==> flow/design.v <==
module INV_IP #(parameter IP_WIDTH = 6) (
    IN_1, IN_2,
    OUT_INV
);
input  [IP_WIDTH-1:0] IN_1, IN_2;
output [IP_WIDTH-1:0] OUT_INV;
parameter LOOP_IDX = 8;
genvar i;
reg [IP_WIDTH-1:0] old_r [0:LOOP_IDX-1];
reg [IP_WIDTH-1:0] r [0:LOOP_IDX-1];
reg [IP_WIDTH-1:0] q [0:LOOP_IDX-1];
reg signed [IP_WIDTH-1:0] old_t [0:LOOP_IDX-1];
reg [3:0] index [1:LOOP_IDX-1];
reg signed [IP_WIDTH-1:0] t [0:LOOP_IDX-1];
generate
for(i=0;i<LOOP_IDX;i=i+1) begin: loop_old_r
    always@(*) begin
        if(i==0) begin
            old_r[0] = (IN_1 > IN_2)? IN_1:IN_2;
        end
        else begin
            old_r[i] = r[i-1];        
        end
    end
end
endgenerate
generate
for(i=0;i<LOOP_IDX;i=i+1) begin: loop_r
    always@(*) begin
        if(i==0) begin
            r[0] = (IN_1 > IN_2)? IN_2:IN_1;
        end
        else begin
            if(r[i-1]!=0)
                r[i] = old_r[i-1] - q[i-1] * r[i-1];
            else
                r[i] = 0;
        end
    end
end
endgenerate
generate
for(i=0;i<LOOP_IDX;i=i+1) begin: loop_q
    always@(*) begin
        if(r[i]!=0)
            q[i] = old_r[i] / r[i];
        else
            q[i] = 0;
    end
end
endgenerate
generate
for(i=0;i<LOOP_IDX;i=i+1) begin: loop_old_t
    always@(*) begin
        if(i==0) begin
            old_t[0] = 0;    
        end
        else begin
            if(r[i-1]!=0) begin
                old_t[i] = t[i-1];
            end
            else
                old_t[i] = 0;
        end
    end
end
endgenerate
generate
for(i=1;i<LOOP_IDX;i=i+1) begin: loop_index
    always@(*) begin
            if(r[i-1]!=0) begin
                index[i] = i;
            end
            else
                index[i] = index[i-1];
    end
end
endgenerate
generate
for(i=0;i<LOOP_IDX;i=i+1) begin: loop_t
    always@(*) begin
        if(i==0) begin
            t[0] = 1;    
        end
        else begin
            if(r[i-1]!=0)
                t[i] = old_t[i-1] - q[i-1] * t[i-1];
            else
                t[i] = 0;
        end
    end
end
endgenerate
assign OUT_INV = (old_t[index[LOOP_IDX-1]][IP_WIDTH-1]==1)? old_t[index[LOOP_IDX-1]]+old_r[0]:old_t[index[LOOP_IDX-1]];
endmodule
module EC_TOP(
    clk, rst_n, in_valid,
    in_Px, in_Py, in_Qx, in_Qy, in_prime, in_a,
    out_valid, out_Rx, out_Ry
);
input clk, rst_n, in_valid;
input [6-1:0] in_Px, in_Py, in_Qx, in_Qy, in_prime, in_a;
output reg out_valid;
output reg [6-1:0] out_Rx, out_Ry;
localparam S_IDLE = 0;
localparam S_IN_DATA = 1;
localparam S_P_ADD = 2;
localparam S_P_DOU = 3;
localparam S_XR_YR = 4;
localparam S_OUT = 5;
parameter IP_WIDTH = 6;
reg [2:0] current_state, next_state;
reg [3:0] cnt_s_p;
reg [2:0] cnt_xr_yr;
reg [5:0] px_reg;
reg [5:0] py_reg;
reg [5:0] qx_reg;
reg [5:0] qy_reg;
reg [5:0] a_reg;
reg [5:0] prime_reg;
wire [5:0] p_sub_xp;
wire [5:0] p_sub_yp;
wire [5:0] p_sub_xq;
wire [5:0] p_sub_xr;
wire [6:0] xq_xp1;
wire [6:0] yq_yp1;
wire [7:0] xr_w;
wire [6:0] xp2_3_a;
reg [5:0] xr_reg ;
reg [5:0] s_reg;
reg [11:0] mod_in;
wire [5:0] mod_out;
reg [IP_WIDTH-1:0]  IN_2;
wire [IP_WIDTH-1:0] OUT_INV;
reg [5:0] yp2_ip;
wire [6:0] xp_xr1;
wire [11:0]mul_out;
reg [5:0] mul_in1, mul_in2;
wire [6:0] s_xp_xr1_yp1;
always@(posedge clk or negedge rst_n) begin
    if(!rst_n)
        current_state <= S_IDLE;
    else
        current_state <= next_state;
end
always@(*) begin
    case (current_state)
        S_IDLE:    next_state = in_valid? S_IN_DATA:S_IDLE;
        S_IN_DATA: next_state = (px_reg==qx_reg && py_reg==qy_reg)? S_P_DOU:S_P_ADD;
        S_P_ADD:   next_state = (cnt_s_p==4)? S_XR_YR:S_P_ADD;
        S_P_DOU:   next_state = (cnt_s_p==8)? S_XR_YR:S_P_DOU;
        S_XR_YR:   next_state = (cnt_xr_yr==6)? S_OUT:S_XR_YR;
        S_OUT:     next_state = S_IDLE;
        default: next_state = S_IDLE;
    endcase
end
always @(posedge clk or negedge rst_n) begin
    if (!rst_n) 
        cnt_s_p <= 0;    
    else begin
        if(current_state==S_P_ADD && cnt_s_p<=3)
            cnt_s_p <= cnt_s_p + 1;
        else if(current_state==S_P_DOU && cnt_s_p<=7)
            cnt_s_p <= cnt_s_p + 1;
        else
            cnt_s_p <= 0;
    end  
end
always @(posedge clk or negedge rst_n) begin
    if (!rst_n) 
        cnt_xr_yr <= 0;    
    else begin
        if(current_state==S_XR_YR && cnt_xr_yr<=5)
            cnt_xr_yr <= cnt_xr_yr + 1;
        else
            cnt_xr_yr <= 0;
    end  
end
always@(posedge clk or negedge rst_n) begin
    if(!rst_n) 
        px_reg <= 0;
    else begin
        if(in_valid)
            px_reg <= in_Px;
    end
end
always@(posedge clk or negedge rst_n) begin
    if(!rst_n) 
        py_reg <= 0;
    else begin
        if(in_valid)
            py_reg <= in_Py;
    end
end
always@(posedge clk or negedge rst_n) begin
    if(!rst_n) 
        qx_reg <= 0;
    else begin
        if(in_valid)
            qx_reg <= in_Qx;
    end
end
always@(posedge clk or negedge rst_n) begin
    if(!rst_n) 
        qy_reg <= 0;
    else begin
        if(in_valid)
            qy_reg <= in_Qy;
    end
end
always@(posedge clk or negedge rst_n) begin
    if(!rst_n) 
        a_reg <= 0;
    else begin
        if(in_valid)
            a_reg <= in_a;
    end
end
always@(posedge clk or negedge rst_n) begin
    if(!rst_n) 
        prime_reg <= 2;
    else begin
        if(in_valid)
            prime_reg <= in_prime;
    end
end
assign p_sub_xp = prime_reg - px_reg;
assign p_sub_yp = prime_reg - py_reg;
assign p_sub_xq = prime_reg - qx_reg;
assign p_sub_xr = prime_reg - mod_out;
assign xq_xp1 = qx_reg + p_sub_xp;    
assign yq_yp1 = qy_reg + p_sub_yp;    
assign xr_w = mod_out + p_sub_xp + p_sub_xq;  
assign xp_xr1 = px_reg + p_sub_xr;
assign s_xp_xr1_yp1 = mod_out + p_sub_yp;
assign xp2_3_a = mod_out + a_reg;
always@(posedge clk or negedge rst_n) begin
    if(!rst_n)
        s_reg <= 0;
    else begin
        if(current_state==S_P_ADD && cnt_s_p==4 || current_state==S_P_DOU && cnt_s_p==8)
            s_reg <= mod_out;
    end
end
always @(posedge clk or negedge rst_n) begin
    if (!rst_n) begin
       xr_reg <= 0;
    end
    else begin
        if(cnt_xr_yr==2) 
            xr_reg <= mod_out;
    end
end
always @(posedge clk or negedge rst_n) begin
    if(!rst_n)
        mod_in <= 0;
    else begin
        if(current_state==S_P_ADD) begin
            case(cnt_s_p)
                'd0: mod_in <= xq_xp1;
                'd1: mod_in <= yq_yp1;
                'd3: mod_in <= mul_out;
            endcase
        end
        else if(current_state==S_P_DOU) begin
            case(cnt_s_p)
                'd0: mod_in <= {py_reg, 1'b0};
                'd2: mod_in <= mul_out;
                'd4: mod_in <= mul_out;
                'd5: mod_in <= xp2_3_a;
                'd7: mod_in <= mul_out;
            endcase
        end
        else if(current_state==S_XR_YR) begin
             case(cnt_xr_yr)
                'd0: mod_in <= mul_out;
                'd1: mod_in <= xr_w;
                'd2: mod_in <= xp_xr1;
                'd4: mod_in <= mul_out;
                'd5: mod_in <= s_xp_xr1_yp1;
            endcase
        end
    end
end
assign mod_out = mod_in % prime_reg;
always@(posedge clk or negedge rst_n) begin
    if(!rst_n)
        IN_2 <= 0;
    else begin
        if((current_state==S_P_ADD || current_state==S_P_DOU) && cnt_s_p==1) begin
            IN_2 <= mod_out;
        end
    end
end
INV_IP #(.IP_WIDTH(IP_WIDTH)) I_INV_IP ( .IN_1(prime_reg), .IN_2(IN_2), . OUT_INV(OUT_INV));
always@(posedge clk or negedge rst_n) begin
    if(!rst_n) 
        yp2_ip <= 0;
    else begin
        if(current_state==S_P_DOU && cnt_s_p==2)
            yp2_ip <= OUT_INV;
    end
end
always @(posedge clk or negedge rst_n) begin
    if(!rst_n)
        mul_in1 <= 0;
    else begin
         if(current_state==S_P_ADD) begin
            case(cnt_s_p)
                'd2: mul_in1 <= mod_out;
                'd4: mul_in1 <= mod_out;
            endcase
        end
        else if(current_state==S_P_DOU) begin
            case(cnt_s_p)
                'd1: mul_in1 <= px_reg;
                'd3: mul_in1 <= 3;
                'd6: mul_in1 <= mod_out;
                'd8: mul_in1 <= mod_out;
            endcase
        end
        else if(current_state==S_XR_YR) begin
            case(cnt_xr_yr)
                'd3: mul_in1 <= s_reg;
            endcase
        end
    end
end
always @(posedge clk or negedge rst_n) begin
    if(!rst_n)
        mul_in2 <= 0;
    else begin
         if(current_state==S_P_ADD) begin
            case(cnt_s_p)
                'd2: mul_in2 <= OUT_INV;
                'd4: mul_in2 <= mod_out;
            endcase
        end
        else if(current_state==S_P_DOU) begin
            case(cnt_s_p)
                'd1: mul_in2 <= px_reg;
                'd3: mul_in2 <= mod_out;
                'd6: mul_in2 <= yp2_ip;
                'd8: mul_in2 <= mod_out;
            endcase
        end
        else if(current_state==S_XR_YR) begin
            case(cnt_xr_yr)
                'd3: mul_in2 <= mod_out;
            endcase
        end
    end
end
assign mul_out = mul_in1 * mul_in2;
always @(posedge clk or negedge rst_n) begin
    if(!rst_n)
        out_valid <= 0;
    else begin
        if(cnt_xr_yr==6)
            out_valid <= 1;
        else
            out_valid <= 0;
    end
end
always @(posedge clk or negedge rst_n) begin
    if(!rst_n)
        out_Rx <= 0;
    else begin
        if(cnt_xr_yr==6)
            out_Rx <= xr_reg;
        else
            out_Rx <= 0;
    end
end
always @(posedge clk or negedge rst_n) begin
    if(!rst_n)
        out_Ry <= 0;
    else begin
        if(cnt_xr_yr==6)
            out_Ry <= mod_out;
        else
            out_Ry <= 0;
    end
end
endmodule
Tool chain data of EC_TOP
Tool output for the design above before and after an edit, in the order of the flow.
Lines under "original" count in the file above, lines under "edited" in the edited file.
"change" is "edited" less "original", of the values as shown.
Operators: Yosys type, input widths -> output width; for muxes data width and select width s.
The mark n/a stands for no value.
- design top: EC_TOP
- clock input: clk
- cell library: sky130hd
- timing corner: tt_025C_1v80

Diff
Unified diff, file above to edited file.
A script made this edit; it was not meant as an optimisation.
begin of diff
@@ -294,8 +294,6 @@
 end
 INV_IP #(.IP_WIDTH(IP_WIDTH)) I_INV_IP ( .IN_1(prime_reg), .IN_2(IN_2), . OUT_INV(OUT_INV));
-always@(posedge clk or negedge rst_n) begin
-    if(!rst_n) 
-        yp2_ip <= 0;
-    else begin
+always@(posedge clk) begin
+    begin
         if(current_state==S_P_DOU && cnt_s_p==2)
             yp2_ip <= OUT_INV;
end of diff

Word level
Source: Yosys, flattened and elaborated. Widths are those after wreduce. Registers that Yosys merges into a memory's read port (data or address) are not register bits. Print and check cells do not count.
- word-level totals (element ; original ; edited ; change):
    bits in registers ; 107 ; 107 ; 0
    input bits ; 39 ; 39 ; 0
    output and inout bits ; 13 ; 13 ; 0
    elaborated cells ; 199 ; 199 ; 0
- cells by class (element ; original ; edited ; change):
    add/sub/neg operators ; 26 ; 26 ; 0
    multipliers ; 12 ; 12 ; 0
    div/mod/pow operators ; 7 ; 7 ; 0
    order comparisons ; 4 ; 4 ; 0
    equal/unequal tests ; 33 ; 33 ; 0
    mux-type cells ; 66 ; 66 ; 0
    reductions and logical operators ; 32 ; 32 ; 0
- operator list (kind ; original ; edited ; change):
    $mux 6 ; 38 ; 38 ; 0
    $sub 6x6->6 ; 14 ; 14 ; 0
    $mul 6x6->6 ; 11 ; 11 ; 0
    $mux 3 ; 10 ; 10 ; 0
    $eq 3x3->1 const B ; 8 ; 8 ; 0
    $logic_and 1x1->1 ; 8 ; 8 ; 0
    $reduce_bool 6->1 ; 8 ; 8 ; 0
    $add 6x6->7 ; 6 ; 6 ; 0
    $div 6x6->6 ; 6 ; 6 ; 0
    $eq 3x2->1 const B ; 6 ; 6 ; 0
    $mux 1 ; 5 ; 5 ; 0
    $eq 4x3->1 const B ; 4 ; 4 ; 0
    $reduce_or 2->1 ; 4 ; 4 ; 0
    $eq 3x1->1 const B ; 3 ; 3 ; 0
    $logic_not 3->1 ; 3 ; 3 ; 0
    $mux 12 ; 3 ; 3 ; 0
    $ne 5x4->1 const B ; 3 ; 3 ; 0
    $reduce_and 4->1 ; 3 ; 3 ; 0
    $eq 4x2->1 const B ; 2 ; 2 ; 0
    $eq 6x6->1 ; 2 ; 2 ; 0
    $logic_or 1x1->1 ; 2 ; 2 ; 0
    $mux 4 ; 2 ; 2 ; 0
    $pmux 12 s3 ; 2 ; 2 ; 0
    $pmux 6 s3 ; 2 ; 2 ; 0
    $reduce_bool 3->1 ; 2 ; 2 ; 0
    $add 3x1->3 const B ; 1 ; 1 ; 0
    $add 4x1->4 const B ; 1 ; 1 ; 0
    $add 6x6->6 ; 1 ; 1 ; 0
Not every row of either side is listed.

Depth
Yosys ltp: most cells in a row. Word level: on the elaborated netlist, between registers, memories and ports. Mapped: between sequential cells and ports; inverters and the memories' decode and read muxes count.
- depth (element ; original ; edited ; change):
    depth after elaboration ; 40 ; 40 ; 0
    ABC_AREA ; 0 ; 0 ; n/a
    gate-level depth with buffers ; 359 ; 356 ; -3
    mapped depth without buffers ; 339 ; 338 ; -1

After synthesis
Yosys stat after the flow's synthesis: flattened, memories mapped to cells. It holds for the ABC_AREA given above (unset counts as 0); a run with the other value may have another netlist.
- cells by type (cell ; original ; edited ; change):
    sky130_fd_sc_hd__nand2_1 ; 234 ; 258 ; +24
    sky130_fd_sc_hd__nand2b_1 ; 61 ; 40 ; -21
    sky130_fd_sc_hd__nor2_1 ; 299 ; 317 ; +18
    sky130_fd_sc_hd__o21ai_0 ; 153 ; 170 ; +17
    sky130_fd_sc_hd__a21o_1 ; 86 ; 103 ; +17
    sky130_fd_sc_hd__nand3_1 ; 33 ; 46 ; +13
    sky130_fd_sc_hd__o22ai_1 ; 21 ; 9 ; -12
    sky130_fd_sc_hd__a211oi_1 ; 17 ; 7 ; -10
    sky130_fd_sc_hd__a22oi_1 ; 15 ; 25 ; +10
    sky130_fd_sc_hd__xor2_1 ; 87 ; 96 ; +9
    sky130_fd_sc_hd__mux2i_1 ; 51 ; 42 ; -9
    sky130_fd_sc_hd__o31ai_1 ; 25 ; 34 ; +9
    sky130_fd_sc_hd__a2111oi_0 ; 4 ; 13 ; +9
    sky130_fd_sc_hd__clkbuf_1 ; 82 ; 75 ; -7
    sky130_fd_sc_hd__nor2b_1 ; 39 ; 32 ; -7
    sky130_fd_sc_hd__or3_1 ; 31 ; 24 ; -7
    sky130_fd_sc_hd__and3_1 ; 26 ; 19 ; -7
    sky130_fd_sc_hd__a31oi_1 ; 21 ; 14 ; -7
Not every row of either side is listed.
- mapped netlist (element ; original ; edited ; change):
    cell count ; 3098 ; 3141 ; +43
    cell area after synthesis (mm^2) ; 0.0246411 ; 0.0249414 ; +0.0003003
    sequential part of the area (mm^2) ; 0.0027551 ; 0.0027852 ; +0.0000301
    flip-flops ; 110 ; 110 ; 0
    buffer cells ; 94 ; 98 ; +4
By module: a second synthesis without flattening, with its own total; a netlist apart from the flattened one above.
- unflattened totals (element ; original ; edited ; change):
    cells (unflattened synthesis) ; 3256 ; 3243 ; -13
    area (unflattened synthesis) (mm^2) ; 0.0257172 ; 0.025527 ; -0.0001902
Each row is one instance without its submodules.
- by module, original (module ; times used ; cells ; area (mm^2) ; seq. area (mm^2)):
    INV_IP #(IP_WIDTH=6) ; 1 ; 1864 ; 0.0138508 ; 0
    EC_TOP ; 1 ; 1392 ; 0.0118664 ; 0.0027551
- by module, edited (module ; times used ; cells ; area (mm^2) ; seq. area (mm^2)):
    INV_IP #(IP_WIDTH=6) ; 1 ; 1864 ; 0.0138508 ; 0
    EC_TOP ; 1 ; 1379 ; 0.0116762 ; 0.0027852

Timing after synthesis
OpenSTA on the mapped netlist: ideal clock, no wires. The path of least setup slack (recovery checks aside). Input and output delay are each 20% of the period. Register names are those of the netlist, which keeps one name where synthesis merged equal registers.
- timing after synthesis (element ; original ; edited ; change):
    kind ; reg2reg ; reg2reg ; n/a
    start ; register prime_reg[0] ; register prime_reg[0] ; n/a
    end ; register mul_in2[5] ; register mul_in2[4] ; n/a
    clock period (ns) ; 77.0 ; 77.0 ; 0.0
    library setup time (ns) ; 0.121 ; 0.069 ; -0.052
    time at the first pin (ns) ; 0.000 ; 0.000 ; 0.000
    arrival (ns) ; 66.744 ; 64.553 ; -2.191
    data required time (ns) ; 76.879 ; 76.931 ; +0.052
    slack (ns) ; 10.134 ; 12.378 ; +2.244
    path delay (ns) ; 66.865 ; 64.622 ; -2.243
    stages on the path ; 339 ; 343 ; +4
    buffers on the path ; 22 ; 18 ; -4
    period reached after synthesis (ns) ; 66.866 ; 64.622 ; -2.244
"path delay" = arrival - input delay + setup time.
"stages on the path": output pins that drive a net of the path, with the launching flip-flop's if there is one; two outputs of one cell count as two.
"period reached after synthesis" = period - worst setup slack (recovery checks aside). The figure is calculated, with input and output delays left at 20% of the set period.
The rows between start and end are the longest chain of elaborated cells between them; the timing report does not say that the signal goes this way. Where chains are equally long, one stands for them.
Each line given opens the expression or statement behind the cell; cells for indexed reads and writes are added by Yosys, which also makes memories of some case tables.
At most two assigning lines are given for a register; there are more.
Between the ends, after synthesis, original:
- cell sequence: sky130_fd_sc_hd__dfrtp_1 > sky130_fd_sc_hd__clkbuf_1 > sky130_fd_sc_hd__clkinv_1 > sky130_fd_sc_hd__ha_1 > sky130_fd_sc_hd__nor2b_1 > sky130_fd_sc_hd__o2111ai_2 > sky130_fd_sc_hd__a31oi_2 > sky130_fd_sc_hd__buf_2 > sky130_fd_sc_hd__clkbuf_1 > sky130_fd_sc_hd__clkbuf_1 > sky130_fd_sc_hd__nor2_1 > sky130_fd_sc_hd__a21oi_1 > sky130_fd_sc_hd__ha_1 > sky130_fd_sc_hd__o21a_1 > sky130_fd_sc_hd__nor2_1 > sky130_fd_sc_hd__nor2_1 > sky130_fd_sc_hd__nor2_1 > sky130_fd_sc_hd__a21oi_1 > (+303 left out) > sky130_fd_sc_hd__ha_1 > sky130_fd_sc_hd__o41a_1 > sky130_fd_sc_hd__xnor3_1 > sky130_fd_sc_hd__xnor2_1 > sky130_fd_sc_hd__and3_1 > sky130_fd_sc_hd__o2111ai_2 > sky130_fd_sc_hd__buf_6 > sky130_fd_sc_hd__mux2i_1 > sky130_fd_sc_hd__a21oi_1 > sky130_fd_sc_hd__inv_1 > sky130_fd_sc_hd__ha_1 > sky130_fd_sc_hd__a21o_1 > sky130_fd_sc_hd__a21oi_1 > sky130_fd_sc_hd__o21bai_1 > sky130_fd_sc_hd__a21oi_1 > sky130_fd_sc_hd__xor2_1 > sky130_fd_sc_hd__nor3b_1 > sky130_fd_sc_hd__o22a_1
- cells in the longest elaborated chain at 40
- noted elaborated cells between the ends (all ways): 89
- those cells by class: 13 x add/sub; 11 x mul; 7 x div; 1 x compare; 7 x eq/ne; 42 x mux; 8 x reduce/logical
- ends and longest elaborated chain, after synthesis, original (element ; line ; source):
    from (decl) ; 120 ; reg [5:0] prime_reg;
    from (assign) ; 221 ; prime_reg <= 2;
    from (assign) ; 224 ; prime_reg <= in_prime;
    $gt 6x6->1 ; 19 ; old_r[0] = (IN_1 > IN_2)? IN_1:IN_2;
    $mux 6 ; 19 ;
    $div 6x6->6 ; 46 ; q[i] = old_r[i] / r[i];
    $mux 6 ; 45 ; if(r[i]!=0)
    $mul 6x6->6 ; 35 ; r[i] = old_r[i-1] - q[i-1] * r[i-1];
    $sub 6x6->6 ; 35 ;
    $mux 6 ; 34 ; if(r[i-1]!=0)
    (+26 left out) ; n/a ;
    $mux 3 ; 71 ; if(r[i-1]!=0) begin
    $eq 3x3->1 ; 94 ; assign OUT_INV = (old_t[index[LOOP_IDX-1]][IP_WIDTH-1]==1)? old_t[index[LOOP_IDX-1]]+old_r[0]:old_t[index[LOOP ...
    $pmux 6 s8 ; 94 ;
    $add 6x6->6 ; 94 ;
    $mux 6 ; 94 ;
    $pmux 6 s2 ; 334 ; case(cnt_s_p)
    $mux 6 ; 333 ; if(current_state==S_P_ADD) begin
    to (assign) ; 336 ; 'd4: mul_in2 <= mod_out;
    to (assign) ; 341 ; 'd1: mul_in2 <= px_reg;
    to (decl) ; 138 ; reg [5:0] mul_in1, mul_in2;
Between the ends, after synthesis, edited:
- cell sequence: sky130_fd_sc_hd__dfrtp_1 > sky130_fd_sc_hd__clkbuf_1 > sky130_fd_sc_hd__inv_1 > sky130_fd_sc_hd__ha_1 > sky130_fd_sc_hd__nand2_1 > sky130_fd_sc_hd__nor2_1 > sky130_fd_sc_hd__a31oi_4 > sky130_fd_sc_hd__buf_6 > sky130_fd_sc_hd__buf_2 > sky130_fd_sc_hd__a21oi_1 > sky130_fd_sc_hd__ha_1 > sky130_fd_sc_hd__o21a_1 > sky130_fd_sc_hd__nor2_1 > sky130_fd_sc_hd__nor2_1 > sky130_fd_sc_hd__mux2_4 > sky130_fd_sc_hd__nor2_1 > sky130_fd_sc_hd__a21oi_1 > sky130_fd_sc_hd__ha_1 > (+307 left out) > sky130_fd_sc_hd__fa_1 > sky130_fd_sc_hd__ha_1 > sky130_fd_sc_hd__xnor2_1 > sky130_fd_sc_hd__or4_4 > sky130_fd_sc_hd__nor4b_4 > sky130_fd_sc_hd__mux2i_1 > sky130_fd_sc_hd__mux2i_1 > sky130_fd_sc_hd__o21ai_0 > sky130_fd_sc_hd__o21ai_0 > sky130_fd_sc_hd__ha_1 > sky130_fd_sc_hd__inv_1 > sky130_fd_sc_hd__fa_1 > sky130_fd_sc_hd__inv_1 > sky130_fd_sc_hd__a21o_1 > sky130_fd_sc_hd__a21oi_1 > sky130_fd_sc_hd__xor2_1 > sky130_fd_sc_hd__or4_1 > sky130_fd_sc_hd__nand3_1
- cells in the longest elaborated chain at 40
- noted elaborated cells between the ends (all ways): 89
- those cells by class: 13 x add/sub; 11 x mul; 7 x div; 1 x compare; 7 x eq/ne; 42 x mux; 8 x reduce/logical
- ends and longest elaborated chain, after synthesis, edited (element ; line ; source):
    from (decl) ; 120 ; reg [5:0] prime_reg;
    from (assign) ; 221 ; prime_reg <= 2;
    from (assign) ; 224 ; prime_reg <= in_prime;
    $gt 6x6->1 ; 19 ; old_r[0] = (IN_1 > IN_2)? IN_1:IN_2;
    $mux 6 ; 19 ;
    $div 6x6->6 ; 46 ; q[i] = old_r[i] / r[i];
    $mux 6 ; 45 ; if(r[i]!=0)
    $mul 6x6->6 ; 35 ; r[i] = old_r[i-1] - q[i-1] * r[i-1];
    $sub 6x6->6 ; 35 ;
    $mux 6 ; 34 ; if(r[i-1]!=0)
    (+26 left out) ; n/a ;
    $mux 3 ; 71 ; if(r[i-1]!=0) begin
    $eq 3x3->1 ; 94 ; assign OUT_INV = (old_t[index[LOOP_IDX-1]][IP_WIDTH-1]==1)? old_t[index[LOOP_IDX-1]]+old_r[0]:old_t[index[LOOP ...
    $pmux 6 s8 ; 94 ;
    $add 6x6->6 ; 94 ;
    $mux 6 ; 94 ;
    $pmux 6 s2 ; 332 ; case(cnt_s_p)
    $mux 6 ; 331 ; if(current_state==S_P_ADD) begin
    to (assign) ; 334 ; 'd4: mul_in2 <= mod_out;
    to (assign) ; 339 ; 'd1: mul_in2 <= px_reg;
    to (decl) ; 138 ; reg [5:0] mul_in1, mul_in2;

Timing after layout
From the final timing report of the runs of set A: the path of least setup slack in the routed layout; clock arrival at registers is part of the times.
- timing post-layout (element ; original ; edited ; change):
    kind ; reg2reg ; reg2reg ; n/a
    start ; register prime_reg[4] ; register prime_reg[3] ; n/a
    end ; register mul_in2[5] ; register mul_in2[5] ; n/a
    clock period (ns) ; 77.0 ; 77.0 ; 0.0
    library setup time (ns) ; 0.10 ; 0.05 ; -0.05
    time at the first pin (ns) ; 0.36 ; 0.37 ; +0.01
    arrival (ns) ; 71.00 ; 71.15 ; +0.15
    data required time (ns) ; 77.27 ; 77.31 ; +0.04
    slack (ns) ; 6.27 ; 6.16 ; -0.11
    stages on the path ; 333 ; 329 ; -4
    buffers on the path ; 4 ; 5 ; +1
The rows between start and end are the longest chain of elaborated cells between them; the timing report does not say that the signal goes this way. Where chains are equally long, one stands for them.
At most two assigning lines are given for a register; there are more.
Between the ends, post-layout, original:
- cell sequence: sky130_fd_sc_hd__dfrtp_1 > sky130_fd_sc_hd__ha_1 > sky130_fd_sc_hd__and2_1 > sky130_fd_sc_hd__o2111ai_2 > sky130_fd_sc_hd__a31oi_4 > sky130_fd_sc_hd__nor2_1 > sky130_fd_sc_hd__a21oi_1 > sky130_fd_sc_hd__ha_1 > sky130_fd_sc_hd__o21a_1 > sky130_fd_sc_hd__nor2_1 > sky130_fd_sc_hd__nor2_1 > sky130_fd_sc_hd__nor2_1 > sky130_fd_sc_hd__a21oi_1 > sky130_fd_sc_hd__ha_1 > sky130_fd_sc_hd__nand2_1 > sky130_fd_sc_hd__a311oi_2 > sky130_fd_sc_hd__a2111oi_1 > sky130_fd_sc_hd__or3_1 > (+297 left out) > sky130_fd_sc_hd__fa_1 > sky130_fd_sc_hd__ha_1 > sky130_fd_sc_hd__o41a_1 > sky130_fd_sc_hd__xnor3_1 > sky130_fd_sc_hd__xnor2_1 > sky130_fd_sc_hd__and3_1 > sky130_fd_sc_hd__o2111ai_4 > sky130_fd_sc_hd__mux2i_1 > sky130_fd_sc_hd__a21oi_1 > sky130_fd_sc_hd__inv_1 > sky130_fd_sc_hd__ha_1 > sky130_fd_sc_hd__a21o_1 > sky130_fd_sc_hd__a21oi_1 > sky130_fd_sc_hd__o21bai_1 > sky130_fd_sc_hd__a21oi_1 > sky130_fd_sc_hd__xor2_1 > sky130_fd_sc_hd__nor3b_1 > sky130_fd_sc_hd__o22a_1
- cells in the longest elaborated chain at 40
- noted elaborated cells between the ends (all ways): 89
- those cells by class: 13 x add/sub; 11 x mul; 7 x div; 1 x compare; 7 x eq/ne; 42 x mux; 8 x reduce/logical
- ends and longest elaborated chain, post-layout, original (element ; line ; source):
    from (decl) ; 120 ; reg [5:0] prime_reg;
    from (assign) ; 221 ; prime_reg <= 2;
    from (assign) ; 224 ; prime_reg <= in_prime;
    $gt 6x6->1 ; 19 ; old_r[0] = (IN_1 > IN_2)? IN_1:IN_2;
    $mux 6 ; 19 ;
    $div 6x6->6 ; 46 ; q[i] = old_r[i] / r[i];
    $mux 6 ; 45 ; if(r[i]!=0)
    $mul 6x6->6 ; 35 ; r[i] = old_r[i-1] - q[i-1] * r[i-1];
    $sub 6x6->6 ; 35 ;
    $mux 6 ; 34 ; if(r[i-1]!=0)
    (+26 left out) ; n/a ;
    $mux 3 ; 71 ; if(r[i-1]!=0) begin
    $eq 3x3->1 ; 94 ; assign OUT_INV = (old_t[index[LOOP_IDX-1]][IP_WIDTH-1]==1)? old_t[index[LOOP_IDX-1]]+old_r[0]:old_t[index[LOOP ...
    $pmux 6 s8 ; 94 ;
    $add 6x6->6 ; 94 ;
    $mux 6 ; 94 ;
    $pmux 6 s2 ; 334 ; case(cnt_s_p)
    $mux 6 ; 333 ; if(current_state==S_P_ADD) begin
    to (assign) ; 336 ; 'd4: mul_in2 <= mod_out;
    to (assign) ; 341 ; 'd1: mul_in2 <= px_reg;
    to (decl) ; 138 ; reg [5:0] mul_in1, mul_in2;
Between the ends, post-layout, edited:
- cell sequence: sky130_fd_sc_hd__dfrtp_1 > sky130_fd_sc_hd__ha_1 > sky130_fd_sc_hd__and4_1 > sky130_fd_sc_hd__o21ai_2 > sky130_fd_sc_hd__a31oi_4 > sky130_fd_sc_hd__nor2_1 > sky130_fd_sc_hd__a21oi_2 > sky130_fd_sc_hd__ha_1 > sky130_fd_sc_hd__o21a_1 > sky130_fd_sc_hd__nor2_1 > sky130_fd_sc_hd__nor2_1 > sky130_fd_sc_hd__mux2_4 > sky130_fd_sc_hd__nor2_1 > sky130_fd_sc_hd__a21oi_1 > sky130_fd_sc_hd__ha_1 > sky130_fd_sc_hd__o21ai_0 > sky130_fd_sc_hd__o221ai_1 > sky130_fd_sc_hd__o221ai_1 > (+293 left out) > sky130_fd_sc_hd__ha_1 > sky130_fd_sc_hd__o41ai_1 > sky130_fd_sc_hd__xor2_1 > sky130_fd_sc_hd__a21oi_1 > sky130_fd_sc_hd__nor4b_4 > sky130_fd_sc_hd__buf_4 > sky130_fd_sc_hd__buf_4 > sky130_fd_sc_hd__mux2i_1 > sky130_fd_sc_hd__a211oi_2 > sky130_fd_sc_hd__inv_1 > sky130_fd_sc_hd__ha_1 > sky130_fd_sc_hd__a21o_1 > sky130_fd_sc_hd__a21oi_1 > sky130_fd_sc_hd__o21bai_1 > sky130_fd_sc_hd__a21oi_1 > sky130_fd_sc_hd__xor2_1 > sky130_fd_sc_hd__o311ai_1 > sky130_fd_sc_hd__o21a_1
- cells in the longest elaborated chain at 40
- noted elaborated cells between the ends (all ways): 89
- those cells by class: 13 x add/sub; 11 x mul; 7 x div; 1 x compare; 7 x eq/ne; 42 x mux; 8 x reduce/logical
- ends and longest elaborated chain, post-layout, edited (element ; line ; source):
    from (decl) ; 120 ; reg [5:0] prime_reg;
    from (assign) ; 221 ; prime_reg <= 2;
    from (assign) ; 224 ; prime_reg <= in_prime;
    $gt 6x6->1 ; 19 ; old_r[0] = (IN_1 > IN_2)? IN_1:IN_2;
    $mux 6 ; 19 ;
    $div 6x6->6 ; 46 ; q[i] = old_r[i] / r[i];
    $mux 6 ; 45 ; if(r[i]!=0)
    $mul 6x6->6 ; 35 ; r[i] = old_r[i-1] - q[i-1] * r[i-1];
    $sub 6x6->6 ; 35 ;
    $mux 6 ; 34 ; if(r[i-1]!=0)
    (+26 left out) ; n/a ;
    $mux 3 ; 71 ; if(r[i-1]!=0) begin
    $eq 3x3->1 ; 94 ; assign OUT_INV = (old_t[index[LOOP_IDX-1]][IP_WIDTH-1]==1)? old_t[index[LOOP_IDX-1]]+old_r[0]:old_t[index[LOOP ...
    $pmux 6 s8 ; 94 ;
    $add 6x6->6 ; 94 ;
    $mux 6 ; 94 ;
    $pmux 6 s2 ; 332 ; case(cnt_s_p)
    $mux 6 ; 331 ; if(current_state==S_P_ADD) begin
    to (assign) ; 334 ; 'd4: mul_in2 <= mod_out;
    to (assign) ; 339 ; 'd1: mul_in2 <= px_reg;
    to (decl) ; 138 ; reg [5:0] mul_in1, mul_in2;

Layout results
Runs of the flow (Yosys, OpenROAD) on both versions; the two runs of a pair have the same settings. The constraints put input and output delay at 20% of the set period each and load the outputs with 0.01 pF.
Settings, set A:
- noted period_ns: 77.0
- CAP_MARGIN: 20
- noted CORE_MARGIN: 2
- noted CORE_UTILIZATION: 40
- SLEW_MARGIN at 20
- measured results, set A (element ; original ; edited ; change):
    synthesized cell area (mm^2) ; 0.0246411 ; 0.0249414 ; +0.0003003
    die area (mm^2) ; 0.0636048 ; 0.0643662 ; +0.0007614
    standard-cell area after routing (mm^2) ; 0.0263878 ; 0.0267431 ; +0.0003553
    utilization in the final report (%) ; 43.6 ; 43.3 ; -0.3
    worst slack on setup checks (ns) ; 6.267 ; 6.158 ; -0.109
Settings, set B:
- CELL_PAD_IN_SITES_DETAIL_PLACEMENT: 0
- noted CELL_PAD_IN_SITES_GLOBAL_PLACEMENT: 1
- noted CORE_ASPECT_RATIO: 1.26
- noted CORE_UTILIZATION: 52
- CTS_CLUSTER_DIAMETER: 153
- noted GPL_ROUTABILITY_DRIVEN: 1
- MIN_ROUTING_LAYER: met1
- PLACE_DENSITY_LB_ADDON: 0.27
- SETUP_SLACK_MARGIN at 5.0
- TNS_END_PERCENT at 35
- noted period_ns: 127.0
- CAP_MARGIN: 20
- noted CORE_MARGIN: 2
- SLEW_MARGIN at 20
- measured results, set B (element ; original ; edited ; change):
    synthesized cell area (mm^2) ; 0.0246411 ; 0.0249414 ; +0.0003003
    die area (mm^2) ; 0.0491559 ; 0.0497434 ; +0.0005875
    standard-cell area after routing (mm^2) ; 0.0260713 ; 0.0264329 ; +0.0003616
    utilization in the final report (%) ; 55.7 ; 55.5 ; -0.2
    worst slack on setup checks (ns) ; 52.195 ; 53.026 ; +0.831
